==> flow/design.v <==
module alu #(parameter DATA_WIDTH = 32, OP = 3)
(
    input wire start,
    input wire clk,
    input wire reset_n,
    input wire [DATA_WIDTH - 1 : 0] A,
    input wire [DATA_WIDTH - 1 : 0] B,
    input wire [OP - 1 : 0] op,
    output reg [DATA_WIDTH - 1 : 0] result,
    output reg done
);
  localparam AND = 3'b000;   
  localparam OR  = 3'b001;   
  localparam ADD = 3'b010;   
  localparam NOP = 3'b011;   
  localparam SUB = 3'b100;   
  localparam MUL = 3'b101;   
  localparam SLT = 3'b110;   
  reg done_reg;
  reg [DATA_WIDTH - 1 : 0] result_reg;
  always @(posedge clk or negedge reset_n) begin
    if (!reset_n) begin
      result_reg <= 32'h00000000;
    end
    else begin
      if(start) begin
        case (op)
          AND: result_reg <=  A & B;
          OR : result_reg <=  A | B;
          ADD: result_reg <=  A + B;
          SUB: result_reg <=  A - B;
          MUL: result_reg <=  A * B;
          SLT: result_reg <= (A < B) ? 32'b1 : 32'b0;
          default: result_reg <= 32'h00000000;
        endcase
      end
    end
  end
  always @(posedge clk or negedge reset_n) begin
    if(!reset_n) begin
      done_reg <= 1'b0;
    end
    else begin
      if(start && (op != NOP)) begin
        done_reg <= 1'b1;
      end
      else begin
        done_reg <= 1'b0;
      end
    end
  end
  always @(posedge clk or negedge reset_n) begin
    if (!reset_n) begin
      done <= 1'b0;
    end
    else begin
      done <= done_reg;
    end
  end
  always @(posedge clk or negedge reset_n) begin
    if (!reset_n) begin
      result <= 32'h00000000;
    end
    else begin
      result <= result_reg;
    end
  end
endmodule
# Tool chain data of alu
# Tool output for the design above, in the order of the flow.
# Lines are those of the file above, counted from 1.
# Library cell names are shortened.
# Not given: --
# design
top,alu
clock_port,clk
library,sky130hd
pvt_corner,tt_025C_1v80

# Word level
# Yosys after proc, flatten, opt, wreduce and memory -nomap, before mapping. Enables and synchronous resets that opt folds into registers are not counted as muxes. Memory bits, and registers merged into a memory's read port (data or address), are not among the register bits. Print and check cells are not counted. Equal cells are merged and count once.
# word_totals
inputBits,70
elab_cells,21
ff_bits,66
out_inout_bits,33
# classes
n_reduce_logical,2
eq_ne,6
compare,1
bitwise,2
muxes,3
multipliers,1
n_addsub,2
# ops
operator,count
multiplier 32 x 32 -> 32 bit,1
case mux 32 bit (select 6 bit),1
adder 32 bit,1
subtractor 32 bit,1
less-than comparator 32 bit,1
bitwise AND 32 bit,1
OR 32 bit,1
== test 3 bit (second input constant),3
== test 3 x 1 -> 1 bit (second input constant),1
== test 3 x 2 -> 1 bit (second input constant),1
!= test 3 x 2 -> 1 bit (second input constant),1
zero test 3 bit,1
2-to-1 mux 1 bit,2
logical AND 1 bit,1

# Depth
# Longest topological path by Yosys (ltp), each cell counted once; first at word level (registers and memories cut), then after technology mapping (sequential cells cut; the memories' decode and read muxes count).
# logic_depth
word_depth,3
ABC_AREA,0
mapped_depth,29
ltp_nobuf,26

# Netlist
# Yosys stat after the flow's synthesis: flattened, memories mapped to cells. It holds for the ABC_AREA given above (unset counts as 0); a run with the other value may have another netlist.
# mapped
mapped_cells,2621
ffs,66
area_um2,21986.1
buffers,129
seq_area_um2,1651.6
# types
type,count,type_area_um2
fa_1,410,8.21E+03
ha_1,219,2.74E+03
inv_1,457,1.72E+03
dfrtp_1,66,1.65E+03
nor2_1,384,1.44E+03
nand2_1,289,1084.79
xnor2_1,71,621.846
a21oi_1,99,495.475
clkbuf_1,104,390.374
o21ai_0,76,380.365
xor2_1,25,218.96
a21o_1,21,157.651
a22oi_1,20,150.144
a211oi_1,18,135.13
nor3_1,25,125.12
nand3_1,22,110.106
mux2i_1,10,100.096
a221oi_1,11,96.342
# Not listed: further types 62, cells in them 294.

# Timing after synthesis
# Source: OpenSTA report_checks on the synthesized netlist (no wires, ideal clock, input and output delay 20% of the period each), path of least setup slack; recovery checks are left aside. Register names are those of the netlist, which keeps one name where synthesis merged equal registers.
# synth_path
path_kind,input to register
start,input B[2]
end,register result_reg[23]
period_ps,9500
required_ps,9361
launch_ps,1900
slack_ps,583
input_delay_ps,1900
t_arrival_ps,8778
n_path_buf,3
setup_time_ps,139
delay_ps,7017
stages,26
period_less_setup_slack_ps,8917
# "delay_ps" = arrival - input delay + setup time.
# "stages": output pins that drive a net of the path, with the launching flip-flop's if there is one; two outputs of one cell count as two.
# "period_less_setup_slack_ps" = period - worst setup slack (recovery checks aside). The figure is calculated, with input and output delays left at 20% of the set period.
# Between the ends stands the longest chain of elaborated cells between them, by number of cells; it is not shown to be the way that was timed. Of several equally long chains one is given.
# A line is the first line of the expression or statement that the cell stems from. Yosys adds cells for indexed reads and writes and turns some case tables into memories.
# A register here has more assigning lines than the two given.
# synth_between
cell_sequence,clkbuf_1 inv_1 clkbuf_1 nor2_1 fa_1 inv_1 fa_1 fa_1 fa_1 inv_1 fa_1 inv_1 fa_1 inv_1 fa_1 fa_1 ha_1 clkbuf_1 a211oi_1 o21ai_0 a31oi_1 a21boi_1 o21ai_0 a311oi_1 nor3_1 or4_1
elab_chain_len,2
cells_between,4
lines_between,4
cone_classes,2 x add/sub; 1 x mul; 1 x mux
# synth_rtl
item,line_no,source
from (decl),7,"input wire [DATA_WIDTH - 1 : 0] B,"
multiplier 32 x 32 -> 32 bit,32,MUL: result_reg <=  A * B;
case mux 32 bit (select 6 bit),27,case (op)
to (assign),28,AND: result_reg <=  A & B;
to (assign),29,OR : result_reg <=  A | B;
to (decl),20,reg [DATA_WIDTH - 1 : 0] result_reg;

# Worst path after layout
# Path of least setup slack in the final report of run 1 (OpenROAD, finished layout, wires in). Where an end is a register, its clock arrival counts in the times.
# The path's times are printed in steps of 10 ps; the period is the one set.
# layout_path
path_kind,input to register
start,input A[8]
end,register result_reg[30]
slack_ps,320
required_ps,9680
launch_ps,1900
n_path_buf,2
t_arrival_ps,9360
stages,26
input_delay_ps,1900
setup_time_ps,150
period_ps,9500
# Between the ends stands the longest chain of elaborated cells between them, by number of cells; it is not shown to be the way that was timed. Of several equally long chains one is given.
# A register here has more assigning lines than the two given.
# layout_between
cell_sequence,clkdlybuf4s50_1 inv_1 buf_4 nor2_1 fa_1 inv_1 fa_1 inv_1 fa_1 inv_1 fa_1 inv_1 fa_1 fa_1 fa_1 fa_1 ha_1 a211oi_1 o21ai_0 a211oi_1 o31ai_1 a211o_1 and3_1 or3_1 a31oi_1 a32oi_1
elab_chain_len,2
cells_between,4
lines_between,4
cone_classes,2 x add/sub; 1 x mul; 1 x mux
# layout_rtl
item,line_no,source
from (decl),6,"input wire [DATA_WIDTH - 1 : 0] A,"
multiplier 32 x 32 -> 32 bit,32,MUL: result_reg <=  A * B;
case mux 32 bit (select 6 bit),27,case (op)
to (assign),28,AND: result_reg <=  A & B;
to (assign),29,OR : result_reg <=  A | B;
to (decl),20,reg [DATA_WIDTH - 1 : 0] result_reg;

# Settings and measured results of 2 stored flow runs for module alu (sky130hd), not sorted in any way. The constraints put input and output delay at 20% of the set period each and load the outputs with 0.01 pF.
# "achievedPeriod_ps" is the run's clock period less its worst setup slack. It is reckoned from that one timing run; input and output delays stay at 20% of the period that was set.
# "worst_setup_path_time_ps" = time allowed to the worst setup path (clock period - input delay - output delay, where it has them) - its slack; a late launch clock adds to it, a late capture clock takes from it.
# "worst_setup_path_time_ps" is known to 10 ps.
# Settings: . = not set for that run.
# Results: . = not shown.
stored run,GPL_ROUTABILITY_DRIVEN,SETUP_SLACK_MARGIN,period_ns,CAP_MARGIN,CORE_MARGIN,CORE_UTILIZATION,SLEW_MARGIN,CORE_ASPECT_RATIO,MAX_ROUTING_LAYER,MIN_ROUTING_LAYER,PLACE_DENSITY_LB_ADDON,ws_hold_ps,finish.stdcell_area_um2,post_synth_area_um2,achievedPeriod_ps,utilization_pct,tns_ps,worst_setup_path_time_ps,worstPathKind,ws_setup_ps,die_footprint_um2
run 1,0,-0.04,9.5,20,2,40,20,.,.,.,.,348,25015.2,21986.1,9176,46.2,0,7280,input to register,324,56856.0
run 2,0,1.76,6.72,0,2,68,40,0.94,met4,met2,0.25,.,.,.,.,.,.,.,.,.,.
# Run 2: no results, routing failed with GRT-0116
